==> flow/design.v <==
module SP(
	clk,
	rst_n,
	in_valid,
	in_data,
	in_mode,
	out_valid,
	out_data
);
input clk, rst_n, in_valid;
input [2:0] in_mode;
input [8:0] in_data;
output reg out_valid;
output reg [8:0] out_data;
integer i;
genvar idx;
parameter STATE_IDLE = 3'd0 ;
parameter STATE_MInv = 3'd1 ;
parameter STATE_MMul = 3'd2 ;
parameter STATE_Sort = 3'd3 ;
parameter STATE_Sum  = 3'd4 ;
parameter STATE_OUTPT= 3'd5 ;
reg [2:0] current_state, next_state;
reg [2:0] data_cnt;
reg [2:0] mode;
reg [8:0] a[0:5], b[0:5], c[0:5], d[0:5], e[0:5];
wire [8:0] next_c, next_e;
reg has_sent_b;
wire out_valid_b;
wire [8:0] next_b;
reg has_sent_mod;
reg [1:0] mm_stage;
wire [17:0] mul_in_s0[0:2], mul_in_s1[0:2];
reg [17:0] mul_in[0:2];
wire mul_out_valid[0:2];
wire [8:0] mul_out[0:2];
reg is_mod_finish[0:2];
wire is_all_mod_finish;
reg  [8:0] mul_out_s0[0:2], mul_out_s1[0:2];
reg flag_sort1, flag_sort2;
wire [8:0] next_d0, next_d1, next_d2, next_d3, next_d4, next_d5;
always @(posedge clk or negedge rst_n) begin
	if (!rst_n) 	current_state <= STATE_IDLE ;
	else 			current_state <= next_state ;
end
always @(*) begin
	next_state = current_state ;
	case(current_state)
		STATE_IDLE: begin
			if (data_cnt==6) begin
				if (mode[0]==1) 		next_state = STATE_MInv ;
				else if (mode[1]==1)	next_state = STATE_MMul ;
				else if (mode[2]==1)	next_state = STATE_Sort ;
				else 					next_state = STATE_Sum ;
			end
		end
		STATE_MInv: begin
			if (data_cnt==6) begin
				if (mode[1]==1)			next_state = STATE_MMul ;
				else if (mode[2]==1)	next_state = STATE_Sort ;
				else 					next_state = STATE_Sum ;
			end
		end
		STATE_MMul: begin
			if (mm_stage==3 && is_all_mod_finish==1) begin
				if (mode[2]==1)			next_state = STATE_Sort ;
				else 					next_state = STATE_Sum ;
			end
		end
		STATE_Sort:	if (flag_sort2==1)	next_state = STATE_Sum ;
		STATE_Sum: 	if (mm_stage==1 && is_all_mod_finish==1) 	next_state = STATE_OUTPT ;
		STATE_OUTPT:	if (data_cnt==6)	next_state = STATE_IDLE ;
	endcase
end
always @(posedge clk or negedge rst_n) begin
	if (!rst_n) 	has_sent_b <= 0 ;
	else begin
		if (next_state==STATE_MInv) begin
			if (has_sent_b==0)			has_sent_b <= 1 ;
			else if (out_valid_b==1)	has_sent_b <= 0 ;
		end
		else 	has_sent_b <= 0 ;
	end
end
ModularInversion U_MI( .clk(clk), .rst_n(rst_n), .in_valid( (!has_sent_b)&&(next_state==STATE_MInv) ), .in_a(a[0]), .out_valid(out_valid_b), .out_b(next_b) );
always @(posedge clk or negedge rst_n) begin
	if (!rst_n) 	has_sent_mod <= 0 ;
	else begin
		if (next_state==STATE_MMul || next_state==STATE_Sum) begin
			if (has_sent_mod==0)			has_sent_mod <= 1 ;
			else if (is_all_mod_finish==1)	has_sent_mod <= 0 ;
		end
		else 	has_sent_mod <= 0 ;
	end
end
always @(posedge clk or negedge rst_n) begin
	if (!rst_n) 	mm_stage <= 0 ;
	else begin
		if (next_state==STATE_MMul || next_state==STATE_Sum) begin
			if (is_all_mod_finish==1) 			mm_stage <= mm_stage + 1 ;
		end
		else 	mm_stage <= 0 ;
	end
end
assign mul_in_s0[0] = b[1] * b[2] ;     
assign mul_in_s0[1] = b[3] * b[4] ;     
assign mul_in_s0[2] = b[5] * b[0] ;     
assign mul_in_s1[0] = mul_out_s0[0] * mul_out_s0[1] ;     
assign mul_in_s1[1] = mul_out_s0[1] * mul_out_s0[2] ;     
assign mul_in_s1[2] = mul_out_s0[2] * mul_out_s0[0] ;     
always @(*) begin
	if (next_state==STATE_MMul) begin
		case(mm_stage)
			2'd0: begin
				mul_in[0] = mul_in_s0[0] ;
				mul_in[1] = mul_in_s0[1] ;
				mul_in[2] = mul_in_s0[2] ;
			end
			2'd1: begin
				mul_in[0] = mul_in_s1[0] ;
				mul_in[1] = mul_in_s1[1] ;
				mul_in[2] = mul_in_s1[2] ;
			end
			2'd2: begin
				mul_in[0] = mul_out_s1[0] * b[5] ;		 
				mul_in[1] = mul_out_s1[1] * b[1] ;		 
				mul_in[2] = mul_out_s1[2] * b[3] ;		 
			end
			2'd3: begin
				mul_in[0] = mul_out_s1[0] * b[0] ;		 
				mul_in[1] = mul_out_s1[1] * b[2] ;		 
				mul_in[2] = mul_out_s1[2] * b[4] ;		 
			end
		endcase
	end
	else begin
		case(mm_stage)
			2'd0: begin
				mul_in[0] = a[0] + b[0] + c[0] + d[0] ;
				mul_in[1] = a[2] + b[2] + c[2] + d[2] ;
				mul_in[2] = a[4] + b[4] + c[4] + d[4] ;
			end
			default: begin
				mul_in[0] = a[5] + b[5] + c[5] + d[5] ;
				mul_in[1] = a[1] + b[1] + c[1] + d[1] ;
				mul_in[2] = a[3] + b[3] + c[3] + d[3] ;
			end
		endcase
	end
end
generate
for( idx=0 ; idx<3 ; idx=idx+1) begin : mod_func
	Modular509 U_mod( .clk(clk), .rst_n(rst_n), .in_valid( (!has_sent_mod)&&(next_state==STATE_MMul || next_state==STATE_Sum) ), .in(mul_in[idx]), .out_valid(mul_out_valid[idx]), .out(mul_out[idx]) );
	always @(posedge clk or negedge rst_n) begin
		if (!rst_n) 	is_mod_finish[idx] <= 0 ;
		else begin
			if (mul_out_valid[idx]==1) 		is_mod_finish[idx] <= 1 ;
			else if (is_all_mod_finish==1)	is_mod_finish[idx] <= 0 ;
		end
	end
end
endgenerate
assign is_all_mod_finish = is_mod_finish[0] && is_mod_finish[1] && is_mod_finish[2] ;
generate
for( idx=0 ; idx<3 ; idx=idx+1) begin
	always @(posedge clk or negedge rst_n) begin
		if (!rst_n) 	mul_out_s0[idx] <= 0 ;
		else if (mul_out_valid[idx]==1 && mm_stage==0)	mul_out_s0[idx] <= mul_out[idx] ;     
	end
	always @(posedge clk or negedge rst_n) begin
		if (!rst_n) 	mul_out_s1[idx] <= 0 ;
		else if (mul_out_valid[idx]==1 && mm_stage==1)	mul_out_s1[idx] <= mul_out[idx] ;     
	end
end	
endgenerate
Sort U_Sort( .clk(clk), .rst_n(rst_n), .in0(c[0]), .in1(c[1]), .in2(c[2]), .in3(c[3]), .in4(c[4]), .in5(c[5]), 
			 .out0(next_d0), .out1(next_d1), .out2(next_d2), .out3(next_d3), .out4(next_d4), .out5(next_d5) );
always @(posedge clk or negedge rst_n) begin
	if (!rst_n)		flag_sort1 <= 0 ;
	else begin
		if (current_state==STATE_Sort)	flag_sort1 <= 1 ;
		else 		flag_sort1 <= 0 ;
	end
end
always @(posedge clk or negedge rst_n) begin
	if (!rst_n)		flag_sort2 <= 0 ;
	else 			flag_sort2 <= flag_sort1 ;
end
always @(posedge clk or negedge rst_n) begin
	if (!rst_n) begin
		for( i=0 ; i<6 ; i=i+1 )
			a[i] <= 0 ;
	end
	else begin
		if (in_valid==1) begin
			a[5] <= in_data ;
			for( i=0 ; i<5 ; i=i+1 )
				a[i] <= a[i+1] ;
		end
		else if (out_valid_b==1) begin
			a[5] <= a[0] ;
			for( i=0 ; i<5 ; i=i+1 )
				a[i] <= a[i+1] ;
		end
	end
end
always @(posedge clk or negedge rst_n) begin
	if (!rst_n) begin
		for( i=0 ; i<6 ; i=i+1 )
			b[i] <= 0 ;
	end
	else begin
		if (in_valid==1) begin
			b[5] <= in_data ;
			for( i=0 ; i<5 ; i=i+1 )
				b[i] <= b[i+1] ;
		end
		else if (out_valid_b==1) begin
			b[5] <= next_b ;
			for( i=0 ; i<5 ; i=i+1 )
				b[i] <= b[i+1] ;
		end
	end
end
always @(posedge clk or negedge rst_n) begin
	if (!rst_n) 	c[0] <= 0 ;
	else begin
		if (in_valid==1 || out_valid_b==1) 				c[0] <= c[1] ;
		else if (mm_stage==2 && is_mod_finish[0]==1) 	c[0] <= mul_out[0] ;
	end
end
always @(posedge clk or negedge rst_n) begin
	if (!rst_n) 	c[2] <= 0 ;
	else begin
		if (in_valid==1 || out_valid_b==1) 				c[2] <= c[3] ;
		else if (mm_stage==2 && is_mod_finish[1]==1) 	c[2] <= mul_out[1] ;
	end
end
always @(posedge clk or negedge rst_n) begin
	if (!rst_n) 	c[4] <= 0 ;
	else begin
		if (in_valid==1 || out_valid_b==1) 				c[4] <= c[5] ;
		else if (mm_stage==2 && is_mod_finish[2]==1) 	c[4] <= mul_out[2] ;
	end
end
always @(posedge clk or negedge rst_n) begin
	if (!rst_n) 	c[1] <= 0 ;
	else begin
		if (in_valid==1 || out_valid_b==1) 				c[1] <= c[2] ;
		else if (mm_stage==3 && is_mod_finish[0]==1) 	c[1] <= mul_out[1] ;
	end
end
always @(posedge clk or negedge rst_n) begin
	if (!rst_n) 	c[3] <= 0 ;
	else begin
		if (in_valid==1 || out_valid_b==1) 				c[3] <= c[4] ;
		else if (mm_stage==3 && is_mod_finish[1]==1) 	c[3] <= mul_out[2] ;
	end
end
always @(posedge clk or negedge rst_n) begin
	if (!rst_n) 	c[5] <= 0 ;
	else begin
		if (in_valid==1) 			c[5] <= in_data ;
		else if (out_valid_b==1)	c[5] <= next_b ;
		else if (mm_stage==3 && is_mod_finish[2]==1) 	c[5] <= mul_out[0] ;
	end
end
always @(posedge clk or negedge rst_n) begin
	if (!rst_n) 	d[0] <= 0 ;
	else begin
		if (in_valid==1 || out_valid_b==1) 				d[0] <= d[1] ;
		else if (mm_stage==2 && is_mod_finish[0]==1) 	d[0] <= mul_out[0] ;
		else if (current_state==STATE_Sort)				d[0] <= next_d0 ;
	end
end
always @(posedge clk or negedge rst_n) begin
	if (!rst_n) 	d[2] <= 0 ;
	else begin
		if (in_valid==1 || out_valid_b==1) 				d[2] <= d[3] ;
		else if (mm_stage==2 && is_mod_finish[1]==1) 	d[2] <= mul_out[1] ;
		else if (current_state==STATE_Sort)				d[2] <= next_d2 ;
	end
end
always @(posedge clk or negedge rst_n) begin
	if (!rst_n) 	d[4] <= 0 ;
	else begin
		if (in_valid==1 || out_valid_b==1) 				d[4] <= d[5] ;
		else if (mm_stage==2 && is_mod_finish[2]==1) 	d[4] <= mul_out[2] ;
		else if (current_state==STATE_Sort)				d[4] <= next_d4 ;
	end
end
always @(posedge clk or negedge rst_n) begin
	if (!rst_n) 	d[1] <= 0 ;
	else begin
		if (in_valid==1 || out_valid_b==1) 				d[1] <= d[2] ;
		else if (mm_stage==3 && is_mod_finish[0]==1) 	d[1] <= mul_out[1] ;
		else if (current_state==STATE_Sort)				d[1] <= next_d1 ;
	end
end
always @(posedge clk or negedge rst_n) begin
	if (!rst_n) 	d[3] <= 0 ;
	else begin
		if (in_valid==1 || out_valid_b==1) 				d[3] <= d[4] ;
		else if (mm_stage==3 && is_mod_finish[1]==1) 	d[3] <= mul_out[2] ;
		else if (current_state==STATE_Sort)				d[3] <= next_d3 ;
	end
end
always @(posedge clk or negedge rst_n) begin
	if (!rst_n) 	d[5] <= 0 ;
	else begin
		if (in_valid==1) 			d[5] <= in_data ;
		else if (out_valid_b==1)	d[5] <= next_b ;
		else if (mm_stage==3 && is_mod_finish[2]==1) 	d[5] <= mul_out[0] ;
		else if (current_state==STATE_Sort)				d[5] <= next_d5 ;
	end
end
always @(posedge clk or negedge rst_n) begin
	if (!rst_n) 	e[0] <= 0 ;
	else begin
		if (in_valid==1 || out_valid_b==1) 				e[0] <= e[1] ;
		else if (mm_stage==2 && is_mod_finish[0]==1) 	e[0] <= mul_out[0] ;
		else if (current_state==STATE_Sort)				e[0] <= next_d0 ;
		else if (current_state==STATE_Sum && mm_stage==0 && is_mod_finish[0]==1) 	e[0] <= mul_out[0] ;
	end
end
always @(posedge clk or negedge rst_n) begin
	if (!rst_n) 	e[2] <= 0 ;
	else begin
		if (in_valid==1 || out_valid_b==1) 				e[2] <= e[3] ;
		else if (mm_stage==2 && is_mod_finish[1]==1) 	e[2] <= mul_out[1] ;
		else if (current_state==STATE_Sort)				e[2] <= next_d2 ;
		else if (current_state==STATE_Sum && mm_stage==0 && is_mod_finish[1]==1) 	e[2] <= mul_out[1] ;
	end
end
always @(posedge clk or negedge rst_n) begin
	if (!rst_n) 	e[4] <= 0 ;
	else begin
		if (in_valid==1 || out_valid_b==1) 				e[4] <= e[5] ;
		else if (mm_stage==2 && is_mod_finish[2]==1) 	e[4] <= mul_out[2] ;
		else if (current_state==STATE_Sort)				e[4] <= next_d4 ;
		else if (current_state==STATE_Sum && mm_stage==0 && is_mod_finish[2]==1) 	e[4] <= mul_out[2] ;
	end
end
always @(posedge clk or negedge rst_n) begin
	if (!rst_n) 	e[1] <= 0 ;
	else begin
		if (in_valid==1 || out_valid_b==1) 				e[1] <= e[2] ;
		else if (mm_stage==3 && is_mod_finish[0]==1) 	e[1] <= mul_out[1] ;
		else if (current_state==STATE_Sort)				e[1] <= next_d1 ;
		else if (current_state==STATE_Sum && mm_stage==1 && is_mod_finish[0]==1) 	e[1] <= mul_out[1] ;
	end
end
always @(posedge clk or negedge rst_n) begin
	if (!rst_n) 	e[3] <= 0 ;
	else begin
		if (in_valid==1 || out_valid_b==1) 				e[3] <= e[4] ;
		else if (mm_stage==3 && is_mod_finish[1]==1) 	e[3] <= mul_out[2] ;
		else if (current_state==STATE_Sort)				e[3] <= next_d3 ;
		else if (current_state==STATE_Sum && mm_stage==1 && is_mod_finish[1]==1) 	e[3] <= mul_out[2] ;
	end
end
always @(posedge clk or negedge rst_n) begin
	if (!rst_n) 	e[5] <= 0 ;
	else begin
		if (in_valid==1) 			e[5] <= in_data ;
		else if (out_valid_b==1)	e[5] <= next_b ;
		else if (mm_stage==3 && is_mod_finish[2]==1) 	e[5] <= mul_out[0] ;
		else if (current_state==STATE_Sort)				e[5] <= next_d5 ;
		else if (current_state==STATE_Sum && mm_stage==1 && is_mod_finish[2]==1) 	e[5] <= mul_out[0] ;
	end
end
always @(posedge clk or negedge rst_n) begin
	if (!rst_n)		data_cnt <= 0 ;
	else begin
		if (data_cnt==6) 	data_cnt <= 0 ;
		else if (in_valid==1)	data_cnt <= data_cnt + 1 ;
		else if (out_valid_b==1)	data_cnt <= data_cnt + 1 ;
		else if (next_state==STATE_OUTPT)	data_cnt <= data_cnt + 1 ;
	end
end
always @(posedge clk or negedge rst_n) begin
	if (!rst_n) 	mode <= 0 ;
	else begin
		if (in_valid==1 && data_cnt==0)	
			mode <= in_mode ;
	end
end
always @(posedge clk or negedge rst_n) begin
	if (!rst_n) 	out_valid <= 0 ;
	else begin
		if (next_state==STATE_OUTPT) 	out_valid <= 1 ;
		else 		out_valid <= 0 ;
	end
end
always @(posedge clk or negedge rst_n) begin
	if (!rst_n) 	out_data <= 0 ;
	else begin
		if (next_state==STATE_OUTPT)	out_data <= e[data_cnt];
		else 		out_data <= 0 ;
	end
end
endmodule
module Modular509(clk, rst_n, in_valid, in, out_valid, out);
input clk, rst_n;
input in_valid;
input [17:0] in;
output reg out_valid;
output [8:0] out;
parameter S_IDLE  = 3'd0 ;
parameter S_INPUT = 3'd1 ;
parameter S_CALCU = 3'd2 ;
parameter S_OUTPT = 3'd3 ;
reg [1:0] current_state, next_state;
reg [11:0] in_r;
wire [2:0] overflow;
wire [8:0] nonoverflow;
always @(posedge clk or negedge rst_n) begin
	if (!rst_n) 	current_state <= S_IDLE ;
	else 			current_state <= next_state ;
end
always @(*) begin
	next_state = current_state ;
	case(current_state)
		S_IDLE: 	if (in_valid==1) 	next_state = S_INPUT ;
		S_INPUT: 	next_state = S_CALCU ;
		S_CALCU: 	if (in_r<509)		next_state = S_OUTPT ;
		S_OUTPT: 	next_state = S_IDLE ;
	endcase
end
always @(posedge clk or negedge rst_n) begin
	if (!rst_n) 	in_r <= 0 ;
	else begin
		if (next_state==S_INPUT)		in_r <= in[8:0] + in[17:9]*3 ;
		else if (next_state==S_CALCU)	in_r <= (in_r>=509) ? in_r - 509 : in_r ;
	end
end
always @(posedge clk or negedge rst_n) begin
	if (!rst_n) 	out_valid <= 0 ;
	else begin
		if (next_state==S_OUTPT) 	out_valid <= 1 ;
		else 						out_valid <= 0 ;
	end
end
assign out = in_r ;
endmodule
module ModularInversion(
	clk, 
	rst_n, 
	in_valid, 
	in_a, 
	out_valid, 
	out_b
);
input clk, rst_n;
input in_valid;
input [8:0] in_a;
output reg out_valid;
output reg [8:0] out_b;
parameter S_IDLE  = 2'd0 ;
parameter S_CALCU = 2'd1 ;
parameter S_MODUL = 2'd2 ;
parameter S_OUTPT = 2'd3 ;
reg [2:0] current_state, next_state;
reg [17:0] A, B;
reg [3:0] cnt;
wire out_valid_A, out_valid_B;
wire [8:0] next_A, next_B;
reg is_modA_finish, is_modB_finish;
wire is_mod_finish;
reg flag_sent;
always @(posedge clk or negedge rst_n) begin
	if (!rst_n) 	current_state <= S_IDLE ;
	else 			current_state <= next_state ;
end
always @(*) begin
	next_state = current_state ;
	case(current_state)
		S_IDLE: 	if (in_valid==1) 	next_state = S_CALCU ;
		S_CALCU: 	next_state = S_MODUL ;
		S_MODUL: 	if (is_mod_finish==1)	next_state = (cnt==10) ? S_OUTPT : S_CALCU ;
		S_OUTPT: 	next_state = S_IDLE ;
	endcase
end
Modular509 U_modA( .clk(clk), .rst_n(rst_n), .in_valid( (!flag_sent)&&(next_state==S_MODUL) ), .in(A), .out_valid(out_valid_A), .out(next_A) );
Modular509 U_modB( .clk(clk), .rst_n(rst_n), .in_valid( (!flag_sent)&&(next_state==S_MODUL) ), .in(B), .out_valid(out_valid_B), .out(next_B) );
always @(posedge clk or negedge rst_n) begin
	if (!rst_n) 	is_modA_finish <= 0 ;
	else begin
		if (out_valid_A==1)				is_modA_finish <= 1 ;
		else if (next_state==S_CALCU)	is_modA_finish <= 0 ;
	end
end
always @(posedge clk or negedge rst_n) begin
	if (!rst_n) 	is_modB_finish <= 0 ;
	else begin
		if (out_valid_B==1)				is_modB_finish <= 1 ;
		else if (next_state==S_CALCU)	is_modB_finish <= 0 ;
	end
end
assign is_mod_finish = is_modA_finish && is_modB_finish ;
always @(posedge clk or negedge rst_n) begin
	if (!rst_n) 	flag_sent <= 0 ;
	else begin
		if (next_state==S_MODUL)		flag_sent <= 1 ;
		else if (next_state==S_CALCU)	flag_sent <= 0 ;
	end
end
always @(posedge clk or negedge rst_n) begin
	if (!rst_n) 	cnt <= 0 ;
	else begin
		if (next_state==S_CALCU)		cnt <= cnt + 1 ;
		else if (next_state==S_OUTPT)	cnt <= 0 ;
	end
end
always @(posedge clk or negedge rst_n) begin
	if (!rst_n) 	A <= 0 ;
	else begin
		if (in_valid==1) 						A <= 1 ;
		else if (next_state==S_CALCU && cnt!=3)	A <= A*B ;
		else if (out_valid_A==1)				A <= next_A ;
	end
end
always @(posedge clk or negedge rst_n) begin
	if (!rst_n) 	B <= 0 ;
	else begin
		if (in_valid==1) 				B <= in_a ;
		else if (next_state==S_CALCU)	B <= B*B ;
		else if (out_valid_B==1)		B <= next_B ;
	end
end
always @(posedge clk or negedge rst_n) begin
	if (!rst_n) 	out_valid <= 0 ;
	else begin
		if (next_state==S_OUTPT)	out_valid <= 1 ;
		else 						out_valid <= 0 ;
	end
end
always @(posedge clk or negedge rst_n) begin
	if (!rst_n) 	out_b <= 0 ;
	else begin
		if (next_state==S_OUTPT)	out_b <= A ;
		else 						out_b <= 0 ;
	end
end
endmodule
module Sort(clk, rst_n, in0, in1, in2, in3, in4, in5, out0, out1, out2, out3, out4, out5);
input clk, rst_n;
input [8:0] in0, in1, in2, in3, in4, in5;
output [8:0] out0, out1, out2, out3, out4, out5;
wire [8:0] a[0:3], b[0:2], c[0:3], d[0:2], f[0:3], g[0:1];
reg [8:0] e[0:5];
assign a[0] = ( in0<in1 ) ? in0 : in1 ;
assign a[1] = ( in0<in1 ) ? in1 : in0 ;
assign a[2] = ( a[1]<in2 )? a[1] : in2 ;
assign a[3] = ( a[1]<in2 )? in2 : a[1] ;
assign b[0] = ( a[0]<a[2] ) ? a[0] : a[2] ;
assign b[1] = ( a[0]<a[2] ) ? a[2] : a[0] ;
assign b[2] = a[3] ;
assign c[0] = ( in3<in4 ) ? in3 : in4 ;
assign c[1] = ( in3<in4 ) ? in4 : in3 ;
assign c[2] = ( c[1]<in5 )? c[1] : in5 ;
assign c[3] = ( c[1]<in5 )? in5 : c[1] ;
assign d[0] = ( c[0]<c[2] ) ? c[0] : c[2] ;
assign d[1] = ( c[0]<c[2] ) ? c[2] : c[0] ;
assign d[2] = c[3] ;
always @(posedge clk or negedge rst_n) begin
	if (!rst_n) begin
		e[0] <= 0 ;
		e[1] <= 0 ;
		e[2] <= 0 ;
		e[3] <= 0 ;
		e[4] <= 0 ;
		e[5] <= 0 ;
	end
	else begin
		e[0] <= ( b[0]<d[0] ) ? b[0] : d[0] ;
		e[1] <= ( b[0]<d[0] ) ? d[0] : b[0] ;
		e[2] <= ( b[1]<d[1] ) ? b[1] : d[1] ;
		e[3] <= ( b[1]<d[1] ) ? d[1] : b[1] ;
		e[4] <= ( b[2]<d[2] ) ? b[2] : d[2] ;
		e[5] <= ( b[2]<d[2] ) ? d[2] : b[2] ;
	end
end
assign out0 = e[0] ;
assign out5 = e[5] ;
assign f[0] = ( e[1]<e[2] ) ? e[1] : e[2] ;
assign f[1] = ( e[1]<e[2] ) ? e[2] : e[1] ;
assign f[2] = ( e[3]<e[4] ) ? e[3] : e[4] ;
assign f[3] = ( e[3]<e[4] ) ? e[4] : e[3] ;
assign out1 = f[0] ;
assign out4 = f[3] ;
assign g[0] = ( f[1]<f[2] ) ? f[1] : f[2] ;
assign g[1] = ( f[1]<f[2] ) ? f[2] : f[1] ;
assign out2 = g[0] ;
assign out3 = g[1] ;
endmodule
Memo
Re: synthesis data of SP

==> Step by step through the tools: SP <==
Tool output for the design above before and after an edit, in the order of the flow.
Lines under "orig" count in the file above, lines under "edited" in the edited file.
"delta": "edited" minus "orig" as printed here.
Operators carry their Yosys type and port widths (W data, S select, Z words).
Library cell names are shortened.
{ "setup": {"top": "SP", "clock_port": "clk", "library": "sky130hd", "corner": "tt_025C_1v80"} }

==> The edit <==
The edit as a unified diff against the file above.
A script made this edit. It changes what the design does and was not meant as an optimisation.
begin of diff
@@ -183,8 +183,5 @@
 	end
 end
-always @(posedge clk or negedge rst_n) begin
-	if (!rst_n)		flag_sort2 <= 0 ;
-	else 			flag_sort2 <= flag_sort1 ;
-end
+always @(*) flag_sort2 = flag_sort1;
 always @(posedge clk or negedge rst_n) begin
 	if (!rst_n) begin
end of diff

==> Elaborated design <==
Counts by Yosys on the flattened word-level netlist (proc, flatten, opt, wreduce). Print and check cells are left out. Cells with the same type and inputs are merged into one.
{ "word_totals": {"columns": ["element", "orig", "edited", "delta"], "rows": [
  ["regBits", 537, 536, -1],
  ["input_bits", 15, 15, 0],
  ["output_inout_bits", 10, 10, 0],
  ["elab_cells", 493, 492, -1]
]} }
{ "op_classes": {"columns": ["element", "orig", "edited", "delta"], "rows": [
  ["add_sub_neg", 31, 31, 0],
  ["mul", 19, 19, 0],
  ["compare", 22, 22, 0],
  ["n_reduce_logical", 83, 83, 0],
  ["n_mux", 197, 197, 0],
  ["eq_ne", 62, 62, 0]
]} }
{ "op_table": {"columns": ["cell", "orig", "edited", "delta"], "rows": [
  ["$mux W9", 107, 107, 0],
  ["$logic_and A1 B1 Y1", 30, 30, 0],
  ["$eq A2 B2 Y1 const B", 22, 22, 0],
  ["$mux W1", 22, 22, 0],
  ["$mux W12", 18, 18, 0],
  ["$reduce_bool A2 Y1", 18, 18, 0],
  ["$mux W3", 15, 15, 0],
  ["$mux W2", 13, 13, 0],
  ["$lt A9 B9 Y1", 12, 12, 0],
  ["$mul A9 B9 Y18", 12, 12, 0],
  ["$eq A2 B1 Y1 const B", 11, 11, 0],
  ["$eq A3 B2 Y1 const B", 9, 9, 0],
  ["$mux W18", 9, 9, 0],
  ["$reduce_bool A3 Y1", 8, 8, 0],
  ["$eq A3 B3 Y1 const B", 7, 7, 0],
  ["$reduce_bool A4 Y1", 7, 7, 0],
  ["$add A10 B9 Y11", 6, 6, 0],
  ["$add A11 B9 Y12", 6, 6, 0],
  ["$add A9 B9 Y10", 6, 6, 0],
  ["$logic_not A2 Y1", 6, 6, 0],
  ["$eq A3 B1 Y1 const B", 5, 5, 0],
  ["$ge A12 B9 Y1 const B", 5, 5, 0],
  ["$lt A12 B9 Y1 const B", 5, 5, 0],
  ["$mul A9 B2 Y11 const B", 5, 5, 0],
  ["$ne A3 B2 Y1 const B", 5, 5, 0],
  ["$pmux W2 S4", 5, 5, 0],
  ["$reduce_and A2 Y1", 5, 5, 0],
  ["$sub A12 B9 Y12 const B", 5, 5, 0]
]} }
The list need not be complete.

==> Logic depth <==
Longest topological path by Yosys (ltp), each cell counted once; first at word level (registers and memories cut), then after technology mapping (sequential cells cut; the memories' decode and read muxes count).
{ "logic_depth": {"columns": ["element", "orig", "edited", "delta"], "rows": [
  ["depth_word", 16, 16, 0],
  ["ABC_AREA", "0", "0", null],
  ["depth_mapped", 47, 42, -5]
]} }

==> Synthesis result <==
Yosys stat after the flow's synthesis: flattened, memories mapped to cells. It holds for the ABC_AREA given above (unset counts as 0); a run with the other value may have another netlist.
{ "synth_totals": {"columns": ["element", "orig", "edited", "delta"], "rows": [
  ["n_buf", 472, 484, 12],
  ["area_mm2", 0.07823, 0.0783739, 0.0001439],
  ["mapped_cells", 9102, 9134, 32],
  ["sequential_area_mm2", 0.013797, 0.013772, -0.000025],
  ["flip_flops", 551, 550, -1]
]} }
{ "by_type": {"columns": ["type", "orig", "edited", "delta"], "rows": [
  ["a21oi_1", 516, 477, -39],
  ["a211oi_1", 88, 119, 31],
  ["o21ai_0", 335, 362, 27],
  ["buf_1", 25, 45, 20],
  ["nor2b_1", 49, 66, 17],
  ["inv_1", 1477, 1461, -16],
  ["xnor2_1", 213, 197, -16],
  ["xor2_1", 63, 79, 16],
  ["nand2_1", 1259, 1273, 14],
  ["mux2_2", 74, 87, 13],
  ["o21bai_1", 48, 61, 13],
  ["o21ai_1", 20, 7, -13],
  ["a221oi_1", 21, 31, 10],
  ["nand3b_1", 11, 21, 10],
  ["nand2b_1", 60, 53, -7],
  ["a22o_1", 10, 3, -7],
  ["o221ai_1", 9, 16, 7],
  ["a211o_1", 11, 5, -6]
]} }
The list need not be complete.
The figures by module come from a second, unflattened synthesis with its own total; it is not the netlist above.
{ "unflattened": {"columns": ["element", "orig", "edited", "delta"], "rows": [
  ["cells_unflattened", 9037, 9085, 48],
  ["area_unflattened_mm2", 0.0783451, 0.0785628, 0.0002177]
]} }
Each row is one instance without its submodules.
{ "modules_orig": {"columns": ["module", "mod_seq_area_mm2", "area_mm2", "n_cells", "instances"], "rows": [
  ["SP", 0.0088848, 0.0525291, 6105, 1],
  ["ModularInversion", 0.0014276, 0.0115311, 1285, 1],
  ["Modular509", 0.0004267, 0.0015753, 175, 5],
  ["Sort", 0.0013513, 0.0064086, 772, 1]
]} }
{ "modules_edited": {"columns": ["module", "mod_seq_area_mm2", "area_mm2", "n_cells", "instances"], "rows": [
  ["SP", 0.0088597, 0.0527468, 6153, 1],
  ["ModularInversion", 0.0014276, 0.0115311, 1285, 1],
  ["Modular509", 0.0004267, 0.0015753, 175, 5],
  ["Sort", 0.0013513, 0.0064086, 772, 1]
]} }

==> Path before layout <==
OpenSTA on the mapped netlist: ideal clock, no wires. The path of least setup slack (recovery checks aside). Input and output delay are each 20% of the period. Register names are those of the netlist, which keeps one name where synthesis merged equal registers.
{ "synth_timing": {"columns": ["element", "orig", "edited", "delta"], "rows": [
  ["path_type", "reg2reg", "reg2reg", null],
  ["from", "register c[4][5]", "register c[4][5]", null],
  ["to", "register U_Sort.e[0][4]", "register U_Sort.e[0][4]", null],
  ["required_time_ns", 8.921, 8.872, -0.049],
  ["arrival_time_ns", 8.073, 8.332, 0.259],
  ["period_ns", 9.0, 9.0, 0.0],
  ["setup_ns", 0.079, 0.128, 0.049],
  ["launch_ns", 0.000, 0.000, 0.000],
  ["slack_ns", 0.848, 0.540, -0.308],
  ["delay_ns", 8.152, 8.460, 0.308],
  ["stages", 42, 40, -2],
  ["synth_period_reached_ns", 8.152, 8.46, 0.308]
]} }
"delay_ns" is the arrival time less input delay plus setup time.
"stages": output pins that drive a net of the path, with the launching flip-flop's if there is one; two outputs of one cell count as two.
"synth_period_reached_ns" = period - worst setup slack (recovery checks aside). The figure is calculated, with input and output delays left at 20% of the set period.
Between the ends stands the longest chain of elaborated cells between them, by number of cells; it is not shown to be the way that was timed. Of several equally long chains one is given.
Each line given opens the expression or statement behind the cell; cells for indexed reads and writes are added by Yosys, which also makes memories of some case tables.
A register here has more assigning lines than the two given.
{ "synth_between_orig": {"path_cell_list": "dfrtp_1 inv_1 ha_1 and4_1 a2111oi_0 o21a_1 o21ba_2 clkbuf_1 clkbuf_1 mux2_2 ha_1 a21o_1 a21o_1 a21oi_1 o21ai_0 a31oi_1 buf_2 a21oi_1 (+6 left out) o211ai_1 nor2_2 clkbuf_1 nor2_1 a21oi_1 ha_1 a21oi_1 nor2b_1 o21ai_0 nand2b_1 a21oi_1 nor2b_1 o21ai_0 nand2b_1 a21o_1 a21oi_4 buf_4 mux2i_1", "elab_chain_cells": 8, "cone_cells": 9} }
{ "synth_lines_orig": {"columns": ["element", "line_no", "source"], "rows": [
  ["start: declaration", 26, "reg [8:0] a[0:5], b[0:5], c[0:5], d[0:5], e[0:5];"],
  ["start: assignment", 242, "if (in_valid==1 || out_valid_b==1) c[4] <= c[5] ;"],
  ["start: assignment", 243, "else if (mm_stage==2 && is_mod_finish[2]==1) c[4] <= mul_out[2] ;"],
  ["$lt A9 B9 Y1", 560, "assign c[1] = ( in3<in4 ) ? in4 : in3 ;"],
  ["$mux W9", 560, null],
  ["$lt A9 B9 Y1", 561, "assign c[2] = ( c[1]<in5 )? c[1] : in5 ;"],
  ["$mux W9", 561, null],
  ["$lt A9 B9 Y1", 563, "assign d[0] = ( c[0]<c[2] ) ? c[0] : c[2] ;"],
  ["$mux W9", 563, null],
  ["$lt A9 B9 Y1", 576, "e[0] <= ( b[0]<d[0] ) ? b[0] : d[0] ;"],
  ["$mux W9", 576, null],
  ["end: assignment", 568, "e[0] <= 0 ;"],
  ["end: assignment", 576, null],
  ["end: declaration", 551, "reg [8:0] e[0:5];"]
]} }
{ "synth_between_edited": {"path_cell_list": "dfrtp_1 inv_1 ha_1 a21o_1 a211oi_1 nand2_1 a31oi_1 o21a_1 buf_1 mux2_2 ha_1 a21o_1 a21o_1 a21oi_1 o21ai_0 a21oi_2 clkbuf_1 nor2_1 (+4 left out) a21o_1 a21o_1 a21o_1 a21o_1 a221oi_2 clkbuf_1 clkbuf_1 nor2_1 a21oi_1 ha_1 a21o_1 a21o_1 a21oi_1 a21oi_1 nor2_1 a31oi_4 buf_4 mux2_1", "elab_chain_cells": 8, "cone_cells": 9} }
{ "synth_lines_edited": {"columns": ["element", "line_no", "source"], "rows": [
  ["start: declaration", 26, "reg [8:0] a[0:5], b[0:5], c[0:5], d[0:5], e[0:5];"],
  ["start: assignment", 239, "if (in_valid==1 || out_valid_b==1) c[4] <= c[5] ;"],
  ["start: assignment", 240, "else if (mm_stage==2 && is_mod_finish[2]==1) c[4] <= mul_out[2] ;"],
  ["$lt A9 B9 Y1", 557, "assign c[1] = ( in3<in4 ) ? in4 : in3 ;"],
  ["$mux W9", 557, null],
  ["$lt A9 B9 Y1", 558, "assign c[2] = ( c[1]<in5 )? c[1] : in5 ;"],
  ["$mux W9", 558, null],
  ["$lt A9 B9 Y1", 560, "assign d[0] = ( c[0]<c[2] ) ? c[0] : c[2] ;"],
  ["$mux W9", 560, null],
  ["$lt A9 B9 Y1", 573, "e[0] <= ( b[0]<d[0] ) ? b[0] : d[0] ;"],
  ["$mux W9", 573, null],
  ["end: assignment", 565, "e[0] <= 0 ;"],
  ["end: assignment", 573, null],
  ["end: declaration", 548, "reg [8:0] e[0:5];"]
]} }

==> Timing after layout <==
From the final timing report of the runs of pair A: the path of least setup slack in the routed layout; clock arrival at registers is part of the times.
{ "layout_timing": {"columns": ["element", "orig", "edited", "delta"], "rows": [
  ["path_type", "reg2reg", "reg2reg", null],
  ["from", "register c[0][7]", "register b[4][1]", null],
  ["to", "register U_Sort.e[3][4]", "register mod_func[2].U_mod.in_r[11]", null],
  ["period_ns", 8.62, 8.62, 0.00],
  ["slack_ns", 0.47, 0.34, -0.13],
  ["launch_ns", 0.70, 0.71, 0.01],
  ["arrival_time_ns", 8.69, 8.88, 0.19],
  ["stages", 38, 31, -7],
  ["required_time_ns", 9.16, 9.23, 0.07],
  ["setup_ns", 0.15, 0.10, -0.05]
]} }
Between the ends stands the longest chain of elaborated cells between them, by number of cells; it is not shown to be the way that was timed. Of several equally long chains one is given.
A register here has more assigning lines than the two given.
{ "layout_between_orig": {"path_cell_list": "dfrtp_1 ha_1 or4_1 o21a_1 a21oi_1 inv_1 ha_1 a21o_1 a21o_1 a21o_1 a211oi_1 o21ai_1 a21o_1 a21oi_1 ha_1 a21o_1 a21o_1 a21o_1 (+2 left out) a21o_1 a21oi_1 nand2_2 buf_4 a21oi_1 inv_1 ha_1 nor2b_1 o21ai_0 nand2b_1 a21oi_1 nor2b_1 o21ai_0 nand2b_1 a21oi_1 buf_4 o21ai_4 mux2i_1", "elab_chain_cells": 8, "cone_cells": 9} }
{ "layout_lines_orig": {"columns": ["element", "line_no", "source"], "rows": [
  ["start: declaration", 26, "reg [8:0] a[0:5], b[0:5], c[0:5], d[0:5], e[0:5];"],
  ["start: assignment", 228, "if (in_valid==1 || out_valid_b==1) c[0] <= c[1] ;"],
  ["start: assignment", 229, "else if (mm_stage==2 && is_mod_finish[0]==1) c[0] <= mul_out[0] ;"],
  ["$lt A9 B9 Y1", 553, "assign a[1] = ( in0<in1 ) ? in1 : in0 ;"],
  ["$mux W9", 553, null],
  ["$lt A9 B9 Y1", 554, "assign a[2] = ( a[1]<in2 )? a[1] : in2 ;"],
  ["$mux W9", 554, null],
  ["$lt A9 B9 Y1", 557, "assign b[1] = ( a[0]<a[2] ) ? a[2] : a[0] ;"],
  ["$mux W9", 557, null],
  ["$lt A9 B9 Y1", 579, "e[3] <= ( b[1]<d[1] ) ? d[1] : b[1] ;"],
  ["$mux W9", 579, null],
  ["end: assignment", 571, "e[3] <= 0 ;"],
  ["end: assignment", 579, null],
  ["end: declaration", 551, "reg [8:0] e[0:5];"]
]} }
{ "layout_between_edited": {"path_cell_list": "dfrtp_1 nand2_1 fa_1 inv_1 fa_1 fa_1 inv_1 fa_1 inv_1 ha_1 o21ai_0 o21ai_0 a21oi_1 xor2_1 o21ai_0 a211oi_1 a211oi_1 ha_1 a21o_1 a21o_1 a21oi_1 o21ai_0 o21ai_0 xnor2_1 ha_1 a21boi_0 o21ai_0 nand2b_1 a21oi_1 or4_1 o311ai_1", "elab_chain_cells": 8, "cone_cells": 10} }
{ "layout_lines_edited": {"columns": ["element", "line_no", "source"], "rows": [
  ["start: declaration", 26, "reg [8:0] a[0:5], b[0:5], c[0:5], d[0:5], e[0:5];"],
  ["start: assignment", 213, "b[i] <= b[i+1] ;"],
  ["start: assignment", 218, "b[i] <= b[i+1] ;"],
  ["$add A9 B9 Y10", 141, "mul_in[2] = a[4] + b[4] + c[4] + d[4] ;"],
  ["$add A10 B9 Y11", 141, null],
  ["$add A11 B9 Y12", 141, null],
  ["$mux W12", 137, "case(mm_stage)"],
  ["$mux W18", 112, "if (next_state==STATE_MMul) begin"],
  ["$mul A9 B2 Y11", 430, "if (next_state==S_INPUT) in_r <= in[8:0] + in[17:9]*3 ;"],
  ["$add A9 B12 Y12", 430, null],
  ["$mux W12", 430, null],
  ["end: assignment", 430, null],
  ["end: assignment", 431, "else if (next_state==S_CALCU) in_r <= (in_r>=509) ? in_r - 509 : in_r ;"],
  ["end: declaration", 411, "reg [11:0] in_r;"]
]} }

==> Layout results <==
Runs of the flow (Yosys, OpenROAD) on both versions; the two runs of a pair have the same settings. The constraints put input and output delay at 20% of the set period each and load the outputs with 0.01 pF.
{ "settings_pair_A": {"period_ns": 8.62, "CAP_MARGIN": 20, "CORE_MARGIN": 2, "CORE_UTILIZATION": 40, "SLEW_MARGIN": 20} }
{ "measured_pair_A": {"columns": ["element", "orig", "edited", "delta"], "rows": [
  ["die_footprint_mm2", 0.19913, 0.199492, 0.000362],
  ["fin_power_w", 0.017901, 0.01824, 0.000339],
  ["final_util_pct", 43.4, 43.5, 0.1],
  ["fin_ws_ns", 0.469, 0.342, -0.127],
  ["post_route_stdcell_area_mm2", 0.0844723, 0.084665, 0.0001927],
  ["timing.hold.ws_ns", 0.364, 0.434, 0.070],
  ["synthesis_area_mm2", 0.07823, 0.0783739, 0.0001439],
  ["period_less_ws_ns", 8.151, 8.278, 0.127],
  ["tns_setup_ns", 0.000, 0.000, 0.000]
]} }
{ "settings_pair_B": {"CELL_PAD_IN_SITES_DETAIL_PLACEMENT": 0, "CORE_ASPECT_RATIO": 0.67, "CORE_UTILIZATION": 62, "CTS_CLUSTER_SIZE": 28, "HOLD_SLACK_MARGIN": 0.22, "PLACE_DENSITY_LB_ADDON": 0.04, "TNS_END_PERCENT": 60, "period_ns": 11.9, "CAP_MARGIN": 20, "CORE_MARGIN": 2, "SLEW_MARGIN": 20} }
{ "measured_pair_B": {"columns": ["element", "orig", "edited", "delta"], "rows": [
  ["die_footprint_mm2", 0.129092, 0.129327, 0.000235],
  ["fin_power_w", 0.012705, 0.012756, 0.000051],
  ["final_util_pct", 65.7, 65.7, 0.0],
  ["fin_ws_ns", 2.691, 1.848, -0.843],
  ["post_route_stdcell_area_mm2", 0.0820537, 0.0822063, 0.0001526],
  ["timing.hold.ws_ns", 0.359, 0.432, 0.073],
  ["synthesis_area_mm2", 0.07823, 0.0783739, 0.0001439],
  ["period_less_ws_ns", 9.209, 10.052, 0.843],
  ["tns_setup_ns", 0.000, 0.000, 0.000]
]} }
"period_less_ws_ns" means the clock period less the worst setup slack. The figure is calculated, with input and output delays left at 20% of the set period.
By "fin_power_w" is meant OpenSTA's value without simulated activity: inputs other than the clock are taken to toggle once in ten clock periods, and the tool carries that through the logic.
